==> flow/design.v <==
module s_box (
    input [3:0] i_sb, output [3:0] o_sb
);
    assign o_sb[0] = (!i_sb[3]&!i_sb[2]&i_sb[1]) | (!i_sb[2]&i_sb[1]&i_sb[0]) 
    | (!i_sb[3]&i_sb[2]&!i_sb[1]) | (i_sb[2]&!i_sb[1]&i_sb[0]) | 
    (i_sb[3]&!i_sb[2]&!i_sb[1]&!i_sb[0]) | (i_sb[3]&i_sb[2]&i_sb[1]&!i_sb[0]);
    assign o_sb[1] = (!i_sb[3]&!i_sb[2]&!i_sb[0]) | (!i_sb[3]&!i_sb[1]&!i_sb[0]) | (i_sb[2]&i_sb[1]&i_sb[0]) 
| (i_sb[3]&!i_sb[2]&i_sb[0]) | (i_sb[3]&i_sb[2]&i_sb[1]);
    assign o_sb[2] = (!i_sb[3]&!i_sb[2]&!i_sb[1]) | (!i_sb[2]&!i_sb[1]&!i_sb[0]) | (!i_sb[3]&i_sb[2]&!i_sb[0]) 
| (i_sb[3]&i_sb[1]&i_sb[0]) | (i_sb[3]&i_sb[2]&i_sb[0]);
    assign o_sb[3] = (!i_sb[3]&!i_sb[2]&!i_sb[0]) | (!i_sb[3]&i_sb[1]&!i_sb[0]) | (!i_sb[3]&i_sb[2]&i_sb[0]) 
| (i_sb[3]&!i_sb[1]&!i_sb[0]) | (i_sb[3]&!i_sb[2]&i_sb[1]&i_sb[0]);
endmodule
module block_shuffle (
    input [15:0] i_bs, output [15:0] o_bs
);
    assign o_bs = {i_bs[7:4], i_bs[3:0], i_bs[15:12], i_bs[11:8]};
endmodule
module round_permutation #(
    parameter [5:0] shift = 5'b0000,
    parameter [7:0] data_length = 8'd16
)(
    input [data_length - 1:0] i_rp,  output [data_length - 1:0] o_rp
); 
assign o_rp = (i_rp << shift) | (i_rp >> (data_length - shift));
endmodule
module key_scheduler (
    input clk, rst, input [4:0] round_counter, input [79:0] i_ks_oldkey, output [79:0] o_ks_newkey 
);
    wire [79:0] level_shift;
    wire [79:0] level_sbox;
    wire [4:0] xor_rc;
    round_permutation #(.shift(13), .data_length(80)) rp (.i_rp(i_ks_oldkey), .o_rp(level_shift));
    s_box sb(.i_sb(level_shift[3:0]), .o_sb(level_sbox[3:0]));
    assign level_sbox[79:4] = level_shift[79:4];
    assign xor_rc = level_sbox[63:59]^(round_counter -1);
    assign o_ks_newkey = {level_sbox[79:64], xor_rc, level_sbox[58:0]};
endmodule
module dec_s_box (
    input [3:0] i_sb, output reg [3:0] o_sb 
);
    always @(*) begin
        case(i_sb)
        4'h0: o_sb = 4'hA;
        4'h1: o_sb = 4'h3;
        4'h2: o_sb = 4'h9;
        4'h3: o_sb = 4'hE;
        4'h4: o_sb = 4'h1;
        4'h5: o_sb = 4'hD;
        4'h6: o_sb = 4'hF;
        4'h7: o_sb = 4'h4;
        4'h8: o_sb = 4'hC;
        4'h9: o_sb = 4'h5;
        4'hA: o_sb = 4'h7;
        4'hB: o_sb = 4'h2;
        4'hC: o_sb = 4'h6;
        4'hD: o_sb = 4'h8;
        4'hE: o_sb = 4'h0;
        4'hF: o_sb = 4'hB;
        endcase
    end
endmodule
module dec_block_shuffle (
    input [15:0] i_bs, output [15:0] o_bs
);
    block_shuffle bs (i_bs, o_bs);
endmodule
module dec_round_permutation #(
    parameter [5:0] shift = 5'b0000,
    parameter [7:0] data_length = 8'd16
)(
    input [data_length - 1:0] i_rp,  output [data_length - 1:0] o_rp
); 
    assign o_rp = (i_rp >> shift) | (i_rp << (data_length - shift));
endmodule
module dec_XOR_layer (
    input [63:0] i_xor, output [63:0] o_xor
);
    assign o_xor = {(i_xor[63:48]^i_xor[47:32]), (i_xor[47:32]^i_xor[31:16]^i_xor[15:0]),(i_xor[63:48]^i_xor[47:32]^i_xor[31:16]), (i_xor[31:16]^i_xor[15:0])};
endmodule
module dec_permutation_layer (
    input [63:0] i_pl, output [63:0] o_pl
);
    wire [63:0] rp2bs;
    wire [63:0] xor2rp;
    dec_XOR_layer xl(.i_xor(i_pl), .o_xor(xor2rp));
            dec_round_permutation #(.shift(1), .data_length(16)) rp0(.i_rp(xor2rp[(16*0 + 15):16*0]), .o_rp(rp2bs[15:0]));
            dec_round_permutation #(.shift(4), .data_length(16)) rp1(.i_rp(xor2rp[(16*1 + 15):16*1]), .o_rp(rp2bs[(16 + 15):16*1]));
            dec_round_permutation #(.shift(7), .data_length(16)) rp2(.i_rp(xor2rp[(16*2 + 15):16*2]), .o_rp(rp2bs[(16*2 + 15):16*2]));
            dec_round_permutation #(.shift(9), .data_length(16)) rp3(.i_rp(xor2rp[(16*3 + 15):16*3]), .o_rp(rp2bs[(16*3 + 15):16*3]));
    genvar i;
    generate
        for (i = 0; i < 4; i = i +1 ) begin
            dec_block_shuffle bs(.i_bs(rp2bs[(16*i + 15):16*i]), .o_bs(o_pl[(16*i + 15):16*i]));
        end
    endgenerate
endmodule
module dec_add_round_key (
    input [63:0] i_ark_cipher, input [63:0] i_ark_key,
    output [63:0] o_ark_msg
);
    wire [63:0] sb2xor;
    wire [63:0] pl2sb;
    dec_permutation_layer pl(.i_pl(i_ark_cipher), .o_pl(pl2sb));
    genvar j;
    generate    
    for(j=0; j < 16; j = j + 1) begin
            dec_s_box sb(.i_sb(pl2sb[(4*j + 3):4*j]), .o_sb(sb2xor[(4*j + 3):4*j]));
        end
    endgenerate
    assign o_ark_msg = i_ark_key ^ sb2xor;
endmodule
module dec_key_scheduler (
    input clk, rst, input [4:0] round_counter, input [79:0] i_ks_oldkey, output [79:0] o_ks_newkey 
);
    wire [79:0] level_shift;
    wire [79:0] level_sbox;
    wire [4:0] xor_rc;
    assign {level_sbox[79:64], xor_rc, level_sbox[58:0]} = i_ks_oldkey;
    assign level_sbox[63:59] = xor_rc ^(round_counter -1);
    assign level_shift[79:4] = level_sbox[79:4];
    dec_s_box sb(.i_sb(level_sbox[3:0]), .o_sb(level_shift[3:0]));
    dec_round_permutation #(.shift(13), .data_length(80)) rp (.i_rp(level_shift), .o_rp(o_ks_newkey));
endmodule
module boron_dec (
    input  clk, rst, start, input [63:0] plain_text, input [79:0] master_key,
    output reg done, output reg [63:0] cipher_text
);
    parameter IDLE = 3'b000, KEYGEN = 3'b011, ROUND = 3'b001;
    reg [2:0] reg_sm_main;
    reg [4:0] reg_round_counter;
    reg [63:0] reg_plaintext;
    wire [63:0] reg_nextplaintext;
    reg [79:0] reg_key;
    wire [79:0] reg_nextkey, dec_reg_nextkey;
    key_scheduler ks(.clk(clk), .rst(rst), .round_counter(reg_round_counter), .i_ks_oldkey(reg_key), .o_ks_newkey(reg_nextkey));
    dec_key_scheduler dks(.clk(clk), .rst(rst), .round_counter(reg_round_counter), .i_ks_oldkey(reg_key), .o_ks_newkey(dec_reg_nextkey));
    dec_add_round_key ark(.i_ark_cipher(reg_plaintext), .i_ark_key(dec_reg_nextkey[63:0]), .o_ark_msg(reg_nextplaintext));
    always @(posedge clk ) begin
        if(!rst) begin
            reg_sm_main <= IDLE;
            done <= 1'b0;
        end
        else begin
            done <= 1'b0;
            case (reg_sm_main)
                IDLE:  
                    if(start) begin
                        reg_plaintext <= plain_text;
                        reg_key <= master_key;
                        reg_sm_main <= KEYGEN;
                        reg_round_counter <= 5'd1;
                    end
                    else
                        reg_sm_main <= IDLE;
                KEYGEN:
                    if(reg_round_counter < 25) begin
                        reg_key <= reg_nextkey;
                        reg_round_counter <= reg_round_counter + 1;
                        reg_sm_main <= KEYGEN;
                    end else begin
                        reg_sm_main <= ROUND;
                        reg_plaintext <= (reg_nextkey[63:0] ^ reg_plaintext);
                        reg_key <= reg_nextkey;
                    end
                ROUND:
                    if(reg_round_counter > 1) begin
                        reg_plaintext <= reg_nextplaintext;
                        reg_key <= dec_reg_nextkey;
                        reg_round_counter <= reg_round_counter - 1;
                        reg_sm_main <= ROUND;
                    end
                    else begin
                        cipher_text <= reg_nextplaintext;
                        done <= 1'b1;
                        reg_sm_main <= IDLE;
                    end
                default:
                    reg_sm_main <= IDLE;
            endcase
        end
    end
endmodule
Ticket comment

* Tool chain data of boron_dec
Each step is given for the RTL above and for the edited RTL.
Lines under "before" count in the file above, lines under "after" in the edited file.
"change" is "after" less "before", of the values as shown.
Operators: Yosys type, input widths -> output width; for muxes data width and select width s.
A cell with - has no value.
- Top :: boron_dec
- Clock :: clk
- Standard-cell library :: sky130hd
- Library corner :: tt_025C_1v80

* Edit of the RTL
The edit as a unified diff against the file above.
This change comes from a script, not from a designer. The edited design behaves differently; no optimisation was intended.
#+begin_src diff
@@ -138,9 +138,5 @@
     dec_add_round_key ark(.i_ark_cipher(reg_plaintext), .i_ark_key(dec_reg_nextkey[63:0]), .o_ark_msg(reg_nextplaintext));
     always @(posedge clk ) begin
-        if(!rst) begin
-            reg_sm_main <= IDLE;
-            done <= 1'b0;
-        end
-        else begin
+        begin
             done <= 1'b0;
             case (reg_sm_main)
#+end_src

* Elaborated design
Yosys after proc, flatten, opt, wreduce and memory -nomap, before mapping. Print and check cells are not counted. Equal cells are merged and count once.
Yosys's memory passes give these memory sizes; they may raise the number of words (mostly to a power of two), join words into wider ones and drop unused or constant bits.
** Bit counts
- register bits :: before 217, after 217, change 0
- memory bits (read-only) :: before 1088, after 1088, change 0
- word width x clocked read ports :: before 4, after 4, change 0
- memories kept :: before 17, after 17, change 0
- input port bits :: before 147, after 147, change 0
- output and inout bits :: before 65, after 65, change 0
- cells after elaboration :: before 128, after 127, change -1
** Memories
- shape (words x width / read and write ports) :: before 16x4 r1 w0; 16x4 r1 w0; 16x4 r1 w0; 16x4 r1 w0; 16x4 r1 w0; 16x4 r1 w0; [+11], after 16x4 r1 w0; 16x4 r1 w0; 16x4 r1 w0; 16x4 r1 w0; 16x4 r1 w0; 16x4 r1 w0; [+11]
A list marked [+n] leaves out that many cells.
** Cells by class
- add/sub/neg operators :: before 2, after 2, change 0
- order comparisons :: before 2, after 2, change 0
- equal/unequal tests :: before 6, after 6, change 0
- muxes and demuxes :: before 17, after 17, change 0
- bitwise operators :: before 67, after 67, change 0
- reductions and logical operators :: before 11, after 10, change -1
** Operators with widths
- $reduce_and 5->1 :: before 2, after 0, change -2
- $reduce_and 4->1 :: before 1, after 2, change +1
- $and 1x1->1 :: before 34, after 34, change 0
- $or 1x1->1 :: before 17, after 17, change 0
- $xor 16x16->16 :: before 5, after 5, change 0
- $logic_not 1->1 :: before 4, after 4, change 0
- $ne 2x2->1 const B :: before 4, after 4, change 0
- $mux 5 :: before 3, after 3, change 0
- $mux 64 :: before 3, after 3, change 0
- $mux 1 :: before 2, after 2, change 0
- $mux 2 :: before 2, after 2, change 0
- $mux 80 :: before 2, after 2, change 0
- $xor 5x5->5 :: before 2, after 2, change 0
- $xor 64x64->64 :: before 2, after 2, change 0
- $add 5x1->5 const B :: before 1, after 1, change 0
- $eq 3x1->1 const B :: before 1, after 1, change 0
- $eq 3x2->1 const B :: before 1, after 1, change 0
- $gt 5x1->1 const B :: before 1, after 1, change 0
- $logic_not 3->1 :: before 1, after 1, change 0
- $lt 5x5->1 const B :: before 1, after 1, change 0
- $mux 4 :: before 1, after 1, change 0
- $not 1->1 :: before 1, after 1, change 0
- $or 12x16->16 :: before 1, after 1, change 0
- $or 15x16->16 :: before 1, after 1, change 0
- $or 67x80->80 :: before 1, after 1, change 0
- $or 7x16->16 :: before 1, after 1, change 0
- $or 80x13->80 :: before 1, after 1, change 0
- $or 9x16->16 :: before 1, after 1, change 0
Not every row of either side is listed.

* Depth
Longest topological path by Yosys (ltp), each cell counted once; first at word level (registers and memories cut), then after technology mapping (sequential cells cut; the memories' decode and read muxes count).
** Logic depth
- depth after elaboration :: before 12, after 12, change 0
- ABC_AREA :: before 0, after 0
- mapped depth :: before 13, after 11, change -2
- gate-level depth less buffers :: before 13, after 10, change -3

* Netlist
The flow's flattened synthesis, as Yosys stat reports it; memories are mapped. The netlist is that of the ABC_AREA named above (0 if unset); the other value can give another one.
** Synthesis totals
- cell count :: before 1266, after 1406, change +140
- cell area after synthesis (sq mm) :: before 0.0147579, after 0.0157176, change +0.0009597
- area of sequential cells (sq mm) :: before 0.0065563, after 0.0065363, change -0.0000200
- flip-flop cells :: before 221, after 220, change -1
- buffer cells :: before 58, after 68, change +10
** Cells by type
- sky130_fd_sc_hd__mux2i_1 :: before 18, after 163, change +145
- sky130_fd_sc_hd__nand2_1 :: before 176, after 63, change -113
- sky130_fd_sc_hd__a22oi_1 :: before 86, after 1, change -85
- sky130_fd_sc_hd__a21oi_1 :: before 17, after 97, change +80
- sky130_fd_sc_hd__nor2_1 :: before 76, after 128, change +52
- sky130_fd_sc_hd__o21ai_0 :: before 24, after 58, change +34
- sky130_fd_sc_hd__a221o_1 :: before 57, after 24, change -33
- sky130_fd_sc_hd__o211ai_1 :: before 5, after 37, change +32
- sky130_fd_sc_hd__inv_1 :: before 99, after 129, change +30
- sky130_fd_sc_hd__xnor2_1 :: before 138, after 115, change -23
- sky130_fd_sc_hd__xor2_1 :: before 43, after 65, change +22
- sky130_fd_sc_hd__mux4_2 :: before 40, after 18, change -22
- sky130_fd_sc_hd__clkbuf_1 :: before 48, after 30, change -18
- sky130_fd_sc_hd__buf_1 :: before 4, after 19, change +15
- sky130_fd_sc_hd__xnor2_2 :: before 15, after 4, change -11
- sky130_fd_sc_hd__buf_2 :: before 6, after 16, change +10
- sky130_fd_sc_hd__xnor3_1 :: before 3, after 13, change +10
- sky130_fd_sc_hd__xor3_1 :: before 2, after 12, change +10
Not every row of either side is listed.
By module: a second synthesis without flattening, with its own total; a netlist apart from the flattened one above.
** Second synthesis, totals
- cells (unflattened synthesis) :: before 1563, after 1689, change +126
- area total of the unflattened synthesis (sq mm) :: before 0.017488, after 0.0182162, change +0.0007282
Each row is one instance without its submodules.
** Modules, before
- boron_dec :: instances 1, cells 744, area 0.0095854 sq mm, sequential area 0.0064762 sq mm
- dec_s_box :: instances 17, cells 21, area 0.0002227 sq mm, sequential area 0 sq mm
- dec_XOR_layer :: instances 1, cells 64, area 0.0010448 sq mm, sequential area 0 sq mm
- dec_round_permutation :: instances 1, cells 80, area 0.0006006 sq mm, sequential area 0 sq mm
- round_permutation :: instances 1, cells 80, area 0.0006006 sq mm, sequential area 0 sq mm
- dec_add_round_key :: instances 1, cells 64, area 0.0005605 sq mm, sequential area 0 sq mm
- block_shuffle :: instances 4, cells 16, area 0.0001201 sq mm, sequential area 0 sq mm
- s_box :: instances 1, cells 20, area 0.0001239 sq mm, sequential area 0 sq mm
- dec_round_permutation :: instances 1, cells 16, area 0.0001201 sq mm, sequential area 0 sq mm
- dec_round_permutation :: instances 1, cells 16, area 0.0001201 sq mm, sequential area 0 sq mm
- dec_round_permutation :: instances 1, cells 16, area 0.0001201 sq mm, sequential area 0 sq mm
- dec_round_permutation :: instances 1, cells 16, area 0.0001201 sq mm, sequential area 0 sq mm
- dec_key_scheduler :: instances 1, cells 13, area 0.0001126 sq mm, sequential area 0 sq mm
- key_scheduler :: instances 1, cells 13, area 0.0001126 sq mm, sequential area 0 sq mm
before: Further modules, not shown: 2.
** Modules, after
- boron_dec :: instances 1, cells 870, area 0.0103136 sq mm, sequential area 0.0064562 sq mm
- dec_s_box :: instances 17, cells 21, area 0.0002227 sq mm, sequential area 0 sq mm
- dec_XOR_layer :: instances 1, cells 64, area 0.0010448 sq mm, sequential area 0 sq mm
- dec_round_permutation :: instances 1, cells 80, area 0.0006006 sq mm, sequential area 0 sq mm
- round_permutation :: instances 1, cells 80, area 0.0006006 sq mm, sequential area 0 sq mm
- dec_add_round_key :: instances 1, cells 64, area 0.0005605 sq mm, sequential area 0 sq mm
- block_shuffle :: instances 4, cells 16, area 0.0001201 sq mm, sequential area 0 sq mm
- s_box :: instances 1, cells 20, area 0.0001239 sq mm, sequential area 0 sq mm
- dec_round_permutation :: instances 1, cells 16, area 0.0001201 sq mm, sequential area 0 sq mm
- dec_round_permutation :: instances 1, cells 16, area 0.0001201 sq mm, sequential area 0 sq mm
- dec_round_permutation :: instances 1, cells 16, area 0.0001201 sq mm, sequential area 0 sq mm
- dec_round_permutation :: instances 1, cells 16, area 0.0001201 sq mm, sequential area 0 sq mm
- dec_key_scheduler :: instances 1, cells 13, area 0.0001126 sq mm, sequential area 0 sq mm
- key_scheduler :: instances 1, cells 13, area 0.0001126 sq mm, sequential area 0 sq mm
after: Further modules, not shown: 2.

* Timing after synthesis
Source: OpenSTA report_checks on the synthesized netlist (no wires, ideal clock, input and output delay 20% of the period each), path of least setup slack; recovery checks are left aside. Register names are those of the netlist, which keeps one name where synthesis merged equal registers.
** Path after synthesis
- path type :: before input port to flip-flop, after flip-flop to flip-flop
- start :: before input port rst, after register reg_round_counter[0]
- end :: before register cipher_text[0], after register reg_key[0]
- clock period (ps) :: before 5000, after 5000, change 0
- input delay (ps) :: before 1000
- setup time (ps) :: before 565, after 545, change -20
- time at the first pin (ps) :: before 1000, after 0, change -1000
- arrival (ps) :: before 5455, after 5402, change -53
- required time (ps) :: before 4435, after 4455, change +20
- setup slack (ps) :: before -1021, after -947, change +74
- path delay (ps) :: before 5020, after 5947, change +927
- stages on the path :: before 2, after 5, change +3
- buffers on the path :: before 0, after 1, change +1
- synthesis period reached (ps) :: before 6021, after 5947, change -74
"path delay" is the arrival time less input delay plus setup time.
"stages on the path": output pins that drive a net of the path, with the launching flip-flop's if there is one; two outputs of one cell count as two.
"synthesis period reached" = period - worst setup slack (recovery checks aside). The figure is calculated, with input and output delays left at 20% of the set period.
The rows between start and end are the longest chain of elaborated cells between them; the timing report does not say that the signal goes this way. Where chains are equally long, one stands for them.
Each line given opens the expression or statement behind the cell; cells for indexed reads and writes are added by Yosys, which also makes memories of some case tables.
A register here has more assigning lines than the two given.
Between the ends, after synthesis, before:
- Cell sequence :: sky130_fd_sc_hd__inv_1 > sky130_fd_sc_hd__nor3_1
- Cells in the longest elaborated chain :: 1
- Elaborated cells between the ends (all ways) :: 1
- RTL lines with such cells :: 0
- Classes of those cells :: reduce/logical: 1
** Ends and longest elaborated chain, after synthesis, before
- start: declaration :: line 126 : input  clk, rst, start, input [63:0] plain_text, input [79:0] master_key,
- $reduce_and 3->1
- end: assignment :: line 174 : cipher_text <= reg_nextplaintext;
- end: declaration :: line 127 : output reg done, output reg [63:0] cipher_text
after: The path ends at the enable pin of a flip-flop; only ways to that pin are counted.
Between the ends, after synthesis, after:
- Cell sequence :: sky130_fd_sc_hd__edfxtp_1 > sky130_fd_sc_hd__clkbuf_1 > sky130_fd_sc_hd__nor2_1 > sky130_fd_sc_hd__o2111a_2 > sky130_fd_sc_hd__a21oi_1
- Cells in the longest elaborated chain :: 3
- Elaborated cells between the ends (all ways) :: 3
- RTL lines with such cells :: 1
- Classes of those cells :: compare: 1; eq/ne: 1; reduce/logical: 1
** Ends and longest elaborated chain, after synthesis, after
- start: declaration :: line 131 : reg [4:0] reg_round_counter;
- start: assignment :: line 155 : reg_round_counter <= reg_round_counter + 1;
- start: assignment :: line 166 : reg_round_counter <= reg_round_counter - 1;
- $gt 5x1->1 :: line 163 : if(reg_round_counter > 1) begin
- $ne 2x2->1
- $reduce_and 3->1
- end: assignment :: line 160 : reg_key <= reg_nextkey;
- end: assignment :: line 165 : reg_key <= dec_reg_nextkey;
- end: declaration :: line 134 : reg [79:0] reg_key;

* Worst path after layout
From the final timing report of each run of pair 1: the path of least setup slack in the routed layout; clock arrival at registers is part of the times.
The report prints the path's times to 10 ps; the period is as set.
** Path after layout
- path type :: before flip-flop to flip-flop, after flip-flop to flip-flop
- start :: before register reg_plaintext[45], after register reg_round_counter[0]
- end :: before register reg_plaintext[17], after register (name not given)
- clock period (ps) :: before 3360, after 3360, change 0
- setup time (ps) :: before 250, after 70, change -180
- time at the first pin (ps) :: before 530, after 540, change +10
- arrival (ps) :: before 3350, after 3420, change +70
- required time (ps) :: before 3650, after 3830, change +180
- setup slack (ps) :: before 300, after 410, change +110
- stages on the path :: before 8, after 8, change 0
- buffers on the path :: before 0, after 1, change +1
The rows between start and end are the longest chain of elaborated cells between them; the timing report does not say that the signal goes this way. Where chains are equally long, one stands for them.
The chain passes a memory read, where the word-level depth is cut; so it can be longer than that depth.
A register here has more assigning lines than the two given.
Between the ends, after layout, before:
- Cell sequence :: sky130_fd_sc_hd__edfxtp_1 > sky130_fd_sc_hd__xor2_1 > sky130_fd_sc_hd__xnor2_1 > sky130_fd_sc_hd__inv_1 > sky130_fd_sc_hd__ha_1 > sky130_fd_sc_hd__mux4_2 > sky130_fd_sc_hd__xnor2_1 > sky130_fd_sc_hd__a221o_1
- Cells in the longest elaborated chain :: 7
- Elaborated cells between the ends (all ways) :: 7
- RTL lines with such cells :: 6
- Classes of those cells :: mux: 2; logic: 4; memory: 1
** Ends and longest elaborated chain, after layout, before
- start: declaration :: line 132 : reg [63:0] reg_plaintext;
- start: assignment :: line 149 : reg_plaintext <= plain_text;
- start: assignment :: line 163 : reg_plaintext <= (reg_nextkey[63:0] ^ reg_plaintext);
- $xor 16x16->16 x2 :: line 79 : assign o_xor = {(i_xor[63:48]^i_xor[47:32]), (i_xor[47:32]^i_xor[31:16]^i_xor[15:0]),(i_xor[63:48]^i_xor[47:32 ...
- $or 12x16->16 :: line 74 : assign o_rp = (i_rp >> shift) | (i_rp << (data_length - shift));
- $mem_v2 16x4 :: line 43 : case(i_sb)
- $xor 64x64->64 :: line 111 : assign o_ark_msg = i_ark_key ^ sb2xor;
- $mux 64 :: line 167 : if(reg_round_counter > 1) begin
- $pmux 64 s3 :: line 146 : case (reg_sm_main)
- end: assignment :: line 149
- end: assignment :: line 163
- end: declaration :: line 132
Nets of the timed path that keep an RTL name, with a line that drives or declares them; the list need not be complete.
** Named nets, after layout, before (line)
- ark.o_ark_msg[17] :: 111
Between the ends, after layout, after:
- Cell sequence :: sky130_fd_sc_hd__edfxtp_1 > sky130_fd_sc_hd__ha_1 > sky130_fd_sc_hd__o2111a_2 > sky130_fd_sc_hd__buf_4 > sky130_fd_sc_hd__a221oi_1 > sky130_fd_sc_hd__ha_1 > sky130_fd_sc_hd__mux2_1 > sky130_fd_sc_hd__mux2i_1
- Cells in the longest elaborated chain :: 4
- Elaborated cells between the ends (all ways) :: 6
- RTL lines with such cells :: 2
- Classes of those cells :: compare: 1; eq/ne: 1; mux: 3; reduce/logical: 1
** Ends and longest elaborated chain, after layout, after
- start: declaration :: line 131 : reg [4:0] reg_round_counter;
- start: assignment :: line 155 : reg_round_counter <= reg_round_counter + 1;
- start: assignment :: line 166 : reg_round_counter <= reg_round_counter - 1;
- $gt 5x1->1 :: line 163 : if(reg_round_counter > 1) begin
- $mux 80 :: line 163
- $pmux 80 s3 :: line 142 : case (reg_sm_main)
- $mux 4

* Flow runs
Both versions went through the flow (Yosys, OpenROAD) with the same settings in each pair. Constraints: input delay and output delay 20% of the set period each, output load 0.01 pF.
Flow settings, pair 1:
- CORE_UTILIZATION :: 40
- period_ns :: 3.36
- CAP_MARGIN :: 20
- CORE_MARGIN :: 2
- SLEW_MARGIN :: 20
** Results, pair 1
- area of the synthesized netlist (sq mm) :: before 0.0147579, after 0.0157176, change +0.0009597
- total die area (sq mm) :: before 0.0384474, after 0.040895, change +0.0024476
- standard-cell area after layout (sq mm) :: before 0.0183088, after 0.0192797, change +0.0009709
- utilization :: before 0.503, after 0.498, change -0.005
- setup slack of the critical path (ps) :: before 302, after 408, change +106
- total negative setup slack (ps) :: before 0, after 0, change 0
- worst hold slack in the final report (ps) :: before 529, after 622, change +93
- reached clock period (ps) :: before 3058, after 2952, change -106
Flow settings, pair 2:
- ABC_AREA :: 1
- CORE_ASPECT_RATIO :: 1.65
- CORE_MARGIN :: 6
- CORE_UTILIZATION :: 31
- CTS_CLUSTER_DIAMETER :: 381
- CTS_CLUSTER_SIZE :: 82
- HOLD_SLACK_MARGIN :: 0.26
- MIN_ROUTING_LAYER :: met1
- PLACE_DENSITY_LB_ADDON :: 0.09
- period_ns :: 5.6
- CAP_MARGIN :: 20
- SLEW_MARGIN :: 20
** Results, pair 2
- area of the synthesized netlist (sq mm) :: before 0.0161367, after 0.0158877, change -0.0002490
- total die area (sq mm) :: before 0.0578458, after 0.0569991, change -0.0008467
- standard-cell area after layout (sq mm) :: before 0.0191258, after 0.0189169, change -0.0002089
- utilization :: before 0.375, after 0.373, change -0.002
- setup slack of the critical path (ps) :: before 2554, after 2373, change -181
- total negative setup slack (ps) :: before 0, after 0, change 0
- worst hold slack in the final report (ps) :: before 568, after 622, change +54
- reached clock period (ps) :: before 3046, after 3227, change +181
"reached clock period" is the run's clock period less its worst setup slack. It is reckoned from that one timing run; input and output delays stay at 20% of the period that was set.
